==> flow/design.v <==
module alu_top(CLK, OP1, OP2, OPRN, OUT, ZERO);
	input CLK;
	input [31:0] OP1;
	input [31:0] OP2;
	input [5:0] OPRN;
	output [31:0] OUT;
	output ZERO;
	reg [31:0] op1_q, op2_q;
	reg [5:0] oprn_q;
	reg [31:0] out_q;
	reg zero_q;
	wire [31:0] alu_out;
	wire alu_zero;
	ALU alu_inst(alu_out, alu_zero, op1_q, op2_q, oprn_q);
	always @(posedge CLK) begin
		op1_q <= OP1;
		op2_q <= OP2;
		oprn_q <= OPRN;
		out_q <= alu_out;
		zero_q <= alu_zero;
	end
	assign OUT = out_q;
	assign ZERO = zero_q;
endmodule

`timescale 1ns/10ps
module mux(result, operand1, operand2, control);
	input operand1, operand2, control;
	output result;
	wire notwire, and1wire, and2wire;
	not not1(notwire, control);
	and and1(and1wire, operand1, notwire);
	and and2(and2wire, operand2, control);
	or or1(result, and1wire, and2wire);
endmodule
module mux26_2x1(result, operand1, operand2, control);
	input [25:0] operand1, operand2;
	input control;
	output [25:0] result;
	genvar i; generate
		for (i=0; i<26; i=i+1)begin : mux5_2x1_gen_loop
			mux m(result[i], operand1[i], operand2[i], control);
		end
	endgenerate
endmodule
module mux5_2x1(result, operand1, operand2, control);
	input [4:0] operand1, operand2;
	input control;
	output [4:0] result;
	genvar i; generate
		for (i=0; i<5; i=i+1)begin : mux5_2x1_gen_loop
			mux m(result[i], operand1[i], operand2[i], control);
		end
	endgenerate
endmodule
module mux32_2x1(result, operand1, operand2, control);
	input [31:0] operand1, operand2;
	input control;
	output [31:0] result;
	genvar i; generate
		for (i=0; i<32; i=i+1)begin : mux_gen_loop
			mux m(result[i], operand1[i], operand2[i], control);
		end
	endgenerate
endmodule
module mux64_2x1(result, operand1, operand2, control);
	input [63:0] operand1, operand2;
	input control;
	output [63:0] result;
	genvar i;
	generate
		for (i=0; i<64; i=i+1)
		begin : mux_gen_loop
			mux m(result[i], operand1[i], operand2[i], control);
		end
	endgenerate
endmodule
module mux32_4x1(result, operand1, operand2, operand3, operand4, control);
	input [31:0] operand1, operand2, operand3, operand4;
	input [1:0] control;
	output [31:0] result;
	wire [31:0] mux1Wire, mux2Wire;
	mux32_2x1 m1(.result(mux1Wire), .operand1(operand1), .operand2(operand2), .control(control[0]));
	mux32_2x1 m2(.result(mux2Wire), .operand1(operand3), .operand2(operand4), .control(control[0]));
	mux32_2x1 m3(.result(result), .operand1(mux1Wire), .operand2(mux2Wire), .control(control[1]));
endmodule
module mux32_8x1(result, operand1, operand2, operand3, operand4, 
	operand5, operand6, operand7, operand8, control);
	input [31:0] operand1, operand2, operand3, operand4, operand5, operand6, operand7, operand8;
	input [2:0] control;
	output [31:0] result;
	wire [31:0] mux1Wire, mux2Wire;
	mux32_4x1 m1(mux1Wire, operand1, operand2, operand3, operand4, control[1:0]);
	mux32_4x1 m2(mux2Wire, operand5, operand6, operand7, operand8, control[1:0]);
	mux32_2x1 m3(result, mux1Wire, mux2Wire, control[2]);
endmodule
module mux32_16x1(result, operand1, operand2, operand3, operand4, 
	operand5, operand6, operand7, operand8,
	operand9, operand10, operand11, operand12, 
	operand13, operand14, operand15, operand16, control);
	input [31:0] operand1, operand2, operand3, operand4, 
	operand5, operand6, operand7, operand8, 
	operand9, operand10, operand11, operand12, 
	operand13, operand14, operand15, operand16;
	input [3:0] control;
	output [31:0] result;
	wire [31:0] mux1Wire, mux2Wire;
	mux32_8x1 m1(.result(mux1Wire), .operand1(operand1), .operand2(operand2), .operand3(operand3), 
		.operand4(operand4), .operand5(operand5), .operand6(operand6), .operand7(operand7), 
		.operand8(operand8), .control(control[2:0]));
	mux32_8x1 m2(.result(mux2Wire), .operand1(operand9), .operand2(operand10), .operand3(operand11), 
		.operand4(operand12), .operand5(operand13), .operand6(operand14), .operand7(operand15), 
		.operand8(operand16), .control(control[2:0]));
	mux32_2x1 m3(.result(result), .operand1(mux1Wire), .operand2(mux2Wire), .control(control[3]));
endmodule
module mux32_32x1(result, d0, d1, d2, d3, d4, d5, d6, d7, d8, d9, d10, d11, d12, d13, d14, d15, 
	d16, d17, d18, d19, d20, d21, d22, d23, d24, d25, d26, d27, d28, d29, d30, d31, control);
	input [31:0] d0, d1, d2, d3, d4, d5, d6, d7, d8, d9, d10, d11, d12, d13, d14, d15, 
	d16, d17, d18, d19, d20, d21, d22, d23, d24, d25, d26, d27, d28, d29, d30, d31;
	input [4:0] control;
	output [31:0] result;
	wire [31:0] mux1Wire, mux2Wire;
	mux32_16x1 m1(mux1Wire, d0, d1, d2, d3, d4, d5, d6, d7, 
		d8, d9, d10, d11, d12, d13, d14, d15, control[3:0]);
	mux32_16x1 m2(mux2Wire, d16, d17, d18, d19, d20, d21, d22, d23, 
		d24, d25, d26, d27, d28, d29, d30, d31, control[3:0]);
	mux32_2x1 m3(result, mux1Wire, mux2Wire, control[4]);
endmodule
module twosComplement(result, operand);
	input [31:0] operand;
	output [31:0] result;
	wire [31:0] notwire;
	wire notNeeded;
	wire add = 1'b0;
	wire [31:0] uno = 32'b1;
	genvar i;
	for (i=0; i<32; i=i+1) begin : logic_loop
		not not1(notwire[i], operand[i]);
	end
	rc_add_sub_32 rc(result, notNeeded, notwire, uno, add);
endmodule
module twosComplement64(result, operand);
	input [63:0] operand;
	output [63:0] result;
	wire [63:0] notwire;
	wire notNeeded;
	wire add = 1'b0;
	wire [63:0] uno = 64'b1;
	genvar i;
	for (i=0; i<64; i=i+1) begin : logic_loop
		not not1(notwire[i], operand[i]);
	end
	rc_add_sub_64 rc(result, notNeeded, notwire, uno, add);
endmodule
module buf32(result, operand);
	input [31:0] operand;
	output [31:0] result;
	genvar i;
	for (i=0; i<32; i=i+1) begin : logic_loop
		buf nb(result[i], operand[i]);
	end
endmodule
module lineDecoder2to4(d, b);
	input [1:0] b;
	output [3:0] d;
	wire [1:0] bundle;
	not n0(bundle[0], b[0]);
	not n1(bundle[1], b[1]);
	and a0(d[0], bundle[0], bundle[1]);
	and a1(d[1], bundle[1], b[0]);
	and a2(d[2], b[1], bundle[0]);
	and a3(d[3], b[1], b[0]);
endmodule
module lineDecoder3to8(d, b);
	input [2:0] b;
	output [7:0] d;
	wire [4:0] bundle;
	lineDecoder2to4 l(bundle[3:0], b[1:0]);
	not n0(bundle[4], b[2]);
	genvar i;
	for (i=0; i<4; i=i+1) begin : logic_loop
		and a1(d[i], bundle[i], bundle[4]);
		and a2(d[i+4], bundle[i], b[2]);
	end
endmodule
module lineDecoder4to16(d, b);
	input [3:0] b;
	output [15:0] d;
	wire [8:0] bundle;
	lineDecoder3to8 l(bundle[7:0], b[2:0]);
	not n0(bundle[8], b[3]);
	genvar i;
	for (i=0; i<8; i=i+1) begin : logic_loop
		and a1(d[i], bundle[i], bundle[8]);
		and a2(d[i+8], bundle[i], b[3]);
	end
endmodule
module lineDecoder5to32(d, b);
	input [4:0] b;
	output [31:0] d;
	wire [16:0] bundle;
	lineDecoder4to16 l(bundle[15:0], b[3:0]);
	not n0(bundle[16], b[4]);
	genvar i;
	for (i=0; i<16; i=i+1) begin : logic_loop
		and a1(d[i], bundle[i], bundle[16]);
		and a2(d[i+16], bundle[i], b[4]);
	end
endmodule
module nor32(result, operand1, operand2);
	input [31:0] operand1, operand2;
	output [31:0] result;
	genvar i;
	generate
		for (i=0; i<32; i=i+1)
		begin : nor32_loop
			nor nor1(result[i], operand1[i], operand2[i]);
		end
	endgenerate
endmodule
module and32(result, operand1, operand2);
	input [31:0] operand1, operand2;
	output [31:0] result;
	genvar i;
	generate
		for (i=0; i<32; i=i+1)
		begin : and32_loop
			and a1(result[i], operand1[i], operand2[i]);
		end
	endgenerate
endmodule
module inv32(result, operand);
	input [31:0] operand;
	output [31:0] result;
	genvar i;
	generate
		for (i=0; i<32; i=i+1)
		begin : inv32_loop
			not not1(result[i], operand[i]);
		end
	endgenerate
endmodule
module or31x1(result, operand);
	input [31:0] operand;
	wire [29:0] orWire; 
	output result;
	or o0(orWire[0], operand[0], operand[1]);
	or o1(orWire[1], orWire[0], operand[2]);
	or o2(orWire[2], orWire[1], operand[3]);
	or o3(orWire[3], orWire[2], operand[4]);
	or o4(orWire[4], orWire[3], operand[5]);
	or o5(orWire[5], orWire[4], operand[6]);
	or o6(orWire[6], orWire[5], operand[7]);
	or o7(orWire[7], orWire[6], operand[8]);
	or o8(orWire[8], orWire[7], operand[9]);
	or o9(orWire[9], orWire[8], operand[10]);
	or o10(orWire[10], orWire[9], operand[11]);
	or o11(orWire[11], orWire[10], operand[12]);
	or o12(orWire[12], orWire[11], operand[13]);
	or o13(orWire[13], orWire[12], operand[14]);
	or o14(orWire[14], orWire[13], operand[15]);
	or o15(orWire[15], orWire[14], operand[16]);
	or o16(orWire[16], orWire[15], operand[17]);
	or o17(orWire[17], orWire[16], operand[18]);
	or o18(orWire[18], orWire[17], operand[19]);
	or o19(orWire[19], orWire[18], operand[20]);
	or o20(orWire[20], orWire[19], operand[21]);
	or o21(orWire[21], orWire[20], operand[22]);
	or o22(orWire[22], orWire[21], operand[23]);
	or o23(orWire[23], orWire[22], operand[24]);
	or o24(orWire[24], orWire[23], operand[25]);
	or o25(orWire[25], orWire[24], operand[26]);
	or o26(orWire[26], orWire[25], operand[27]);
	or o27(orWire[27], orWire[26], operand[28]);
	or o28(orWire[28], orWire[27], operand[29]);
	or o29(orWire[29], orWire[28], operand[30]);
	or o30(result, orWire[29], operand[31]);
endmodule
module or32(result, operand1, operand2);
	input [31:0] operand1, operand2;
	output [31:0] result;
	wire [31:0] norWire;
	nor32 n1(norWire, operand1, operand2);
	inv32 i1(result, norWire);
endmodule
module rc_add_sub_32(result, carryOut, operand1, operand2, subtractNotAdd);
	input [31:0] operand1, operand2;
	input subtractNotAdd;
	output [31:0] result;
	output carryOut;
	wire [31:0] xorProduct;
	wire [31:0] wireNext;
	genvar i;
	generate
		for (i=0; i<32; i=i+1) begin : rc_add_sub_32_loop
			xor xor_inst(xorProduct[i], subtractNotAdd, operand2[i]);
			if(i!=0 && i!=31) begin
				full_adder fa(result[i], wireNext[i],
					operand1[i], xorProduct[i], wireNext[i-1]);
			end else if(i==0) begin
				full_adder fa(result[i], wireNext[i],
					operand1[i], xorProduct[i], subtractNotAdd);
			end else if(i==31) begin
				full_adder fa(result[i], carryOut,
					operand1[i], xorProduct[i], wireNext[i-1]);
			end
		end
	endgenerate
endmodule
module rc_add_sub_64(r, c, o, p, sNa);
	input [63:0] o, p;
	input sNa;
	output [63:0] r;
	output c;
	wire [63:0] xorProduct, wireNext;
	genvar i;
	generate
		for (i=0; i<64; i=i+1) begin : rc_add_sub_64_loop
			xor xor_inst(xorProduct[i], sNa, p[i]);
			if(i!=0 && i!=63) begin
				full_adder fa(r[i], wireNext[i], o[i], xorProduct[i], wireNext[i-1]);
			end else if(i==0) begin
				full_adder fa(r[i], wireNext[i], o[i], xorProduct[i], sNa);
			end else if(i==63) begin
				full_adder fa(r[i], c, o[i], xorProduct[i], wireNext[i-1]);
			end
		end
	endgenerate
endmodule
module full_adder(s, co, o, p, ci);
	input o, p, ci;
	output s, co;
	wire HA1sum, HA1carry, HA2carry;
	half_adder h1(HA1sum, HA1carry, o, p);
	half_adder h2(s, HA2carry, HA1sum, ci);
	or orI(co, HA1carry, HA2carry);
endmodule
module half_adder(s, c, o, p);
	input o, p;
	output s, c;
	xor i(s, o, p);
	and j(c, o, p);
endmodule
`timescale 1ns/10ps
module barrel_shifter(result, operand, shift, leftNotRight);
	input [31:0] operand;
	input [31:0] shift;
	input leftNotRight;
	output [31:0] result;
	wire [31:0] shiftOut0, shiftOut1, muxOut;
	wire orResult;
	right_shifter rs(.result(shiftOut0), .operand(operand), .shift(shift[4:0]));
	left_shifter ls(.result(shiftOut1), .operand(operand), .shift(shift[4:0]));
	mux32_2x1 m(.result(muxOut), .operand1(shiftOut0), 
		.operand2(shiftOut1), .control(leftNotRight));
	or31x1 or1(orResult, {5'b0,{shift[31:5]}});
	mux32_2x1 m1(.result(result), .operand1(muxOut), 
		.operand2(0), .control(orResult));
endmodule
module left_shifter(result, operand, shift);
	input [31:0] operand;
	input [4:0] shift;
	output [31:0] result;
	wire mOut [3:0][31:0];
	genvar i, m, j, k;
	generate
		for (i=0; i<=31; i=i+1)
		begin : input_mux_gen_loop_
			if(i>0) begin
				mux m1(.result(mOut[0][i]), .operand1(operand[i]), .operand2(operand[i-1]), .control(shift[0]));
			end else begin
				mux m2(.result(mOut[0][i]), .operand1(operand[i]), .operand2(1'b0), .control(shift[0]));
			end
		end
		for (m=0; m<3; m=m+1)
		begin : inner_col_mux_gen_loop_
			for (k=0; k<=31; k=k+1)
			begin : inner_mux_gen_loop_
				if(k>=2**(m+1)) begin
					mux m3(.result(mOut[m+1][k]), .operand1(mOut[m][k]), .operand2(mOut[m][k-2**(m+1)]), .control(shift[m+1]));
				end else begin
					mux m4(.result(mOut[m+1][k]), .operand1(mOut[m][k]), .operand2(1'b0), .control(shift[m+1]));
				end
			end
		end
		for (j=0; j<=31; j=j+1)
		begin : result_mux_gen_loop_
			if(j>=16) begin
				mux m5(.result(result[j]), .operand1(mOut[3][j]), .operand2(mOut[3][j-16]), .control(shift[4]));
			end else begin
				mux m6(.result(result[j]), .operand1(mOut[3][j]), .operand2(1'b0), .control(shift[4]));
			end
		end
	endgenerate
endmodule
module right_shifter(result, operand, shift);
	input [31:0] operand;
	input [4:0] shift;
	output [31:0] result;
	wire mOut [3:0][31:0];
	genvar i, m, j, k;
	generate
		for (i=0; i<=31; i=i+1)
		begin : input_mux_gen_loop_
			if(i<31) begin
				mux m1(.result(mOut[0][i]), .operand1(operand[i]), .operand2(operand[i+1]), .control(shift[0]));
			end else begin
				mux m2(.result(mOut[0][i]), .operand1(operand[i]), .operand2(1'b0), .control(shift[0]));
			end
		end
		for (m=0; m<3; m=m+1)
		begin : inner_col_mux_gen_loop_
			for (k=0; k<=31; k=k+1)
			begin : inner_mux_gen_loop_
				if(k<32-2**(m+1)) begin
					mux m3(.result(mOut[m+1][k]), .operand1(mOut[m][k]), .operand2(mOut[m][k+2**(m+1)]), .control(shift[m+1]));
				end else begin
					mux m4(.result(mOut[m+1][k]), .operand1(mOut[m][k]), .operand2(1'b0), .control(shift[m+1]));
				end
			end
		end
		for (j=0; j<=31; j=j+1)
		begin : result_mux_gen_loop_
			if(j<16) begin
				mux m5(.result(result[j]), .operand1(mOut[3][j]), .operand2(mOut[3][j+16]), .control(shift[4]));
			end else begin
				mux m6(.result(result[j]), .operand1(mOut[3][j]), .operand2(1'b0), .control(shift[4]));
			end
		end
	endgenerate
endmodule
module mult_32Bit_Unsigned(resultHigh, resultLow, multiplicand, multiplier);
	input [31:0] multiplicand, multiplier;
	output [31:0] resultHigh, resultLow;
	wire cOut [31:0];
	wire [31:0] op2Wire [31:0];
	and32 an(op2Wire[0], multiplicand, {32{multiplier[0]}});
	buf b2(cOut[0], 1'b0);
	buf b(resultLow[0], op2Wire[0][0]);
	genvar j;
	generate
		for (j=1; j<32; j=j+1) begin : loop_
			wire [31:0] op1Wire;
			and32 an(op1Wire, multiplicand, {32{multiplier[j]}});
			rc_add_sub_32 ad(op2Wire[j], cOut[j], op1Wire, {cOut[j-1],{op2Wire[j-1][31:1]}}, 1'b0);
			buf b(resultLow[j], op2Wire[j][0]);
		end
	endgenerate
	buf32 b4(resultHigh, {cOut[31],{op2Wire[31][31:1]}});
endmodule
module mult(resultHigh, resultLow, multiplicand, multiplier);
	input [31:0] multiplicand, multiplier;
	output [31:0] resultHigh, resultLow;
	wire [31:0] bundle [3:0];
	wire [63:0] unsignedWire, twosOutm, muxOut;
	wire xorGate;
	xor o(xorGate, multiplicand[31], multiplier[31]);
	twosComplement t1(bundle[0], multiplicand);
	mux32_2x1 m1(bundle[1], multiplicand, bundle[0], multiplicand[31]);
	twosComplement t2(bundle[2], multiplier);
	mux32_2x1 m2(bundle[3], multiplier, bundle[2], multiplier[31]);
	mult_32Bit_Unsigned mul(unsignedWire[63:32], unsignedWire[31:0], bundle[1], bundle[3]);
	twosComplement64 t3(twosOutm, unsignedWire);
	mux64_2x1 m3(muxOut, unsignedWire, twosOutm, xorGate);
	buf32 b1(resultLow, muxOut[31:0]);
	buf32 b2(resultHigh, muxOut[63:32]);
endmodule
`timescale 1ns/10ps
module ALU(OUT, ZERO, OP1, OP2, OPRN);
	input [(32 -1):0] OP1;  
	input [(32 -1):0] OP2;  
	input [(6 -1):0] OPRN;  
	output [(32 -1):0] OUT;  
	output ZERO;
	wire [31:0] addSubWire;
	wire [31:0] shftWire;
	wire [31:0] mulWire;
	wire [31:0] andWire;
	wire [31:0] orWire;
	wire [31:0] norWire;
	wire [31:0] nullWire;
	wire carryWire;
	wire nonZero;
	wire [31:0] muxWire;
	wire lnr;
	wire andADDWire;
	wire orADDWire;
	and andADD(andADDWire, OPRN[0], OPRN[3]);
	rc_add_sub_32 addSub(.result(addSubWire), .carryOut(carryWire), .operand1(OP1), .operand2(OP2), .subtractNotAdd(OPRN[1])); 
	mult mult_32Bit_Signed(.resultHigh(nullWire), .resultLow(mulWire), .multiplicand(OP1), .multiplier(OP2));
	not lnrNOT(lnr, OPRN[0]);
	barrel_shifter b1(shftWire, OP1, OP2, lnr);
	nor32 n1(.result(norWire), .operand1(OP1), .operand2(OP2));
	or32 o1(.result(orWire), .operand1(OP1), .operand2(OP2));
	and32 a1(.result(andWire), .operand1(OP1), .operand2(OP2));
	mux32_16x1 m1(muxWire, addSubWire, addSubWire, addSubWire, mulWire, 
		shftWire, shftWire, andWire, orWire, 
		norWire, addSubWire, addSubWire, addSubWire, 
		addSubWire, addSubWire, addSubWire, 
		addSubWire, OPRN[3:0]);
	or31x1 or1(nonZero, muxWire);
	not zeroNOT(ZERO, nonZero);
	buf32 bbb(OUT, muxWire);
endmodule
Tool chain data of alu_top
The steps from the RTL of alu_top to its reports follow in flow order.
Lines are those of the file above, counted from 1.
Operators: Yosys type, input widths -> output width; for muxes data width and select width s.
Cell names lack the library's common part.
The mark -- stands for no value.

design
  design top = alu_top
  clock input = CLK
  standard-cell library = sky130hd
  library corner = tt_025C_1v80

Elaborated design
Yosys after proc, flatten, opt, wreduce and memory -nomap, before mapping. Enables and synchronous resets that opt folds into registers are not counted as muxes. Print and check cells are not counted. Equal cells are merged and count once.

bit counts
  output and inout bits = 33
  bits in registers = 101
  word-level cells = 5,667
  input bits = 71

operators by class
  bitwise operators = 5,662

operators by type and width
  cell         number
  $and 1x1->1  3,053
  $or 1x1->1   1,323
  $xor 1x1->1  1,151
  $not 1->1    135

Depth
Yosys ltp: most cells in a row. Word level: on the elaborated netlist, between registers, memories and ports. Mapped: between sequential cells and ports; inverters and the memories' decode and read muxes count.

depth
  word-level depth = 139
  ABC_AREA = 0
  gate-level depth with buffers = 133
  mapped depth without buffers = 130

Mapped cells and area
Yosys stat after the flow's synthesis: flattened, memories mapped to cells. It holds for the ABC_AREA given above (unset counts as 0); a run with the other value may have another netlist.
The area totals of this step are shown rounded.

cells by type
  cell      number  area in all (µm²)
  fa_1      465     9.31E+03
  nand2_1   587     2.2E+03
  dfxtp_1   101     2.02E+03
  ha_1      125     1,564
  mux2_2    77      867.082
  mux2i_1   74      740.71
  o21ai_0   136     680.653
  inv_1     172     645.619
  clkbuf_1  145     544.272
  xnor2_1   54      472.954
  nor2_1    125     469.2
  a21oi_1   68      340.326
  xor2_1    37      324.061
  mux4_2    13      292.781
  o22ai_1   39      243.984
  and2_1    30      187.68
  o211ai_1  24      180.173
  a211oi_1  19      142.637

Other cell types: 60; their cells: 297.

synthesis totals
  mapped cells = 2,588
  synthesis area = 23,310 µm²
  area of sequential cells = 2,022 µm²
  buffer cells = 204
  mapped flip-flops = 101

The figures by module come from a second, unflattened synthesis with its own total; it is not the netlist above.

second synthesis, totals
  cell total of the unflattened synthesis = 7,289
  area (unflattened synthesis) = 74,220 µm²

Rows give one instance, submodules left out.

modules
  module            cells  instances  seq. area (µm²)  area (µm²)
  half_adder        1      2,304      0.0              12.5
  mux               1      992        0.0              15.0
  rc_add_sub_32     36     34         0.0              351.6
  full_adder        1      1,152      0.0              6.3
  and32             32     33         0.0              200.2
  alu_top           103    1          2,062            2,062
  buf32             32     4          0.0              240.2
  rc_add_sub_64     71     1          0.0              661.9
  twosComplement    34     2          0.0              127.6
  twosComplement64  66     1          0.0              247.7
  nor32             32     2          0.0              120.1
  or31x1            11     2          0.0              75.1
  inv32             32     1          0.0              120.1
  mult              1      1          0.0              8.8

Further modules, not shown: 11.

Worst setup path after synthesis
Path of least setup slack by OpenSTA after synthesis, without wires, with an ideal clock, recovery checks aside; 20% of the period is set as input and as output delay. Where synthesis merged equal registers, the netlist keeps one of their names.

timing after synthesis
  path type = reg-to-reg
  start point = reg op2_q[0]
  end point = reg zero_q
  path delay = 29,600 ps
  path slack = -99 ps
  stages = 81
  library setup time = 88 ps
  time at the first pin = 0 ps
  buffers on the path = 6
  data required time = 29,412 ps
  period = 29,500 ps
  data arrival time = 29,512 ps
  synthesis period reached = 29,599 ps

"path delay" = arrival - input delay + setup time.
"stages": output pins that drive a net of the path, with the launching flip-flop's if there is one; two outputs of one cell count as two.
"synthesis period reached" is the clock period less the worst setup slack; recovery checks do not enter. This is arithmetic on one report: input and output delays are still those of the set period (20% each).

on the way, after synthesis
  path through = dfxtp_1 buf_2 buf_1 buf_2 buf_1 buf_1 clkbuf_1 nand2_1 fa_1 fa_1 fa_1 inv_1 fa_1 inv_1 fa_1 fa_1 fa_1 fa_1 [45 not listed] fa_1 inv_1 fa_1 inv_1 fa_1 inv_1 fa_1 ha_1 inv_1 ha_1 mux2i_1 nor2_1 a211oi_1 nor2_1 o21ai_0 o31ai_1 or4b_2 nor4_2
  elaborated cells between the ends (all ways) = 5,041
  classes of those cells = logic (5041)

ends and longest elaborated chain, after synthesis
  what                line  text
  start: declaration  8     reg [31:0] op1_q, op2_q;
  start: assignment   17    op2_q <= OP2;
  end: assignment     20    zero_q <= alu_zero;
  end: declaration    11    reg zero_q;

Chain of elaborated cells between the ends: none given.
Some nets on the timed path still bear RTL names; the line given drives or declares the net.

nets with RTL names, path after synthesis
  signal                                    line  text
  alu_inst.m1.m3.mux_gen_loop[30].m.result  34    or or1(result, and1wire, and2wire);

Path in the finished layout
Path of least setup slack in the final report of flow run 1 (OpenROAD, finished layout, wires in). Where an end is a register, its clock arrival counts in the times.
The report prints the path's times to 10 ps; the period is as set.

timing after layout
  path type = reg-to-reg
  start point = reg op2_q[1]
  end point = reg zero_q
  data required time = 29,790 ps
  time at the first pin = 380 ps
  data arrival time = 28,890 ps
  stages = 78
  period = 29,500 ps
  buffers on the path = 1
  path slack = 900 ps
  library setup time = 80 ps

The rows between start and end are the longest chain of elaborated cells between them; the timing report does not say that the signal goes this way. Where chains are equally long, one stands for them.
A line is the first line of the expression or statement that the cell stems from. Yosys adds cells for indexed reads and writes and turns some case tables into memories.

on the way, after layout
  path through = dfxtp_4 clkinv_4 ha_4 mux2_4 and2_4 ha_4 inv_2 fa_2 fa_2 fa_2 fa_2 fa_2 fa_2 fa_2 fa_2 fa_2 fa_2 fa_2 [42 not listed] fa_1 fa_1 fa_1 inv_1 fa_1 ha_4 inv_2 ha_4 nor2b_4 xnor2_2 xnor2_1 xnor2_1 xnor2_1 xnor3_2 a21oi_2 a211oi_2 buf_4 nor4_4
  cells in the longest elaborated chain = 138
  elaborated cells between the ends (all ways) = 4,857
  classes of those cells = logic (4857)

ends and longest elaborated chain, after layout
  what                line  text
  start: declaration  8     reg [31:0] op1_q, op2_q;
  start: assignment   17    op2_q <= OP2;
  $not 1->1           138   not not1(notwire[i], operand[i]);
  $xor 1x1->1         341   xor i(s, o, p);
  $and 1x1->1         33    and and2(and2wire, operand2, control);
  $or 1x1->1          34    or or1(result, and1wire, and2wire);
  $and 1x1->1         228   and a1(result[i], operand1[i], operand2[i]);
  $xor 1x1->1         341
  $and 1x1->1         342   and j(c, o, p);
  [124 not listed]    --
  $or 1x1->1          34
  $and 1x1->1         32    and and1(and1wire, operand1, notwire);
  $or 1x1->1          34
  $and 1x1->1         32
  $or 1x1->1          34
  $or 1x1->1          277   or o30(result, orWire[29], operand[31]);
  $not 1->1           502   not zeroNOT(ZERO, nonZero);
  end: assignment     20    zero_q <= alu_zero;
  end: declaration    11    reg zero_q;

Some nets on the timed path still bear RTL names; the line given drives or declares the net.

nets with RTL names, path after layout
  signal                                    line
  alu_inst.m1.m3.mux_gen_loop[31].m.result  34

Wiki page: alu_top / flow data

Settings and measured results of 4 stored flow runs for module alu_top (sky130hd), not sorted in any way. The constraints put input and output delay at 20% of the set period each and load the outputs with 0.01 pF.
"clock period reached": clock period set for the run, less the worst setup slack. It is reckoned from that one timing run; input and output delays stay at 20% of the period that was set.
"time on the worst setup path" is the time allowed to the run's worst setup path (the clock period less input and output delay, where it has them) less its slack. Clock arrival times count: a late capture clock shortens it, a late launch clock lengthens it.
"time on the worst setup path" is known to 10 ps.
Measured values are rounded.
Among the settings, - means not set for that run.
A result given as - is not shown for that run.

setting or result                          flow run 1  flow run 2  flow run 3  flow run 4
CAP_MARGIN                                 30          20          20          15
CORE_MARGIN                                6           2           5           7
HOLD_SLACK_MARGIN                          0.08        -           -           -
SETUP_SLACK_MARGIN                         3.43        -           5.0         5.0
period_ns                                  29.5        26.4        24.6        24.7
CORE_UTILIZATION                           40          40          60          63
SLEW_MARGIN                                20          20          10          20
ABC_AREA                                   -           -           0           1
CELL_PAD_IN_SITES_DETAIL_PLACEMENT         -           -           1           -
CTS_CLUSTER_SIZE                           -           -           45          12
MAX_ROUTING_LAYER                          -           -           met4        -
PLACE_DENSITY_LB_ADDON                     -           -           0.15        0.24
TNS_END_PERCENT                            -           -           70          50
MIN_ROUTING_LAYER                          -           -           -           met2
final setup TNS (ps)                       0           -6,973      -           -
clock period reached (ps)                  28,601      28,681      -           -
netlist area reported by Yosys (µm²)       23,310      23,310      -           -
time on the worst setup path (ps)          28,600      28,680      -           -
worst setup path type                      reg-to-reg  reg-to-reg  -           -
worst setup slack after layout (ps)        899         -2,281      -           -
standard-cell area after layout (µm²)      26,580      26,730      -           -
worst hold slack in the final report (ps)  824         847         -           -
die size (µm²)                             64,220      60,230      -           -
utilization in the final report (%)        46.7        46.3        -           -

Flow run 3: unfinished; error GRT-0116 in routing
Flow run 4: unfinished; error GRT-0116 in routing
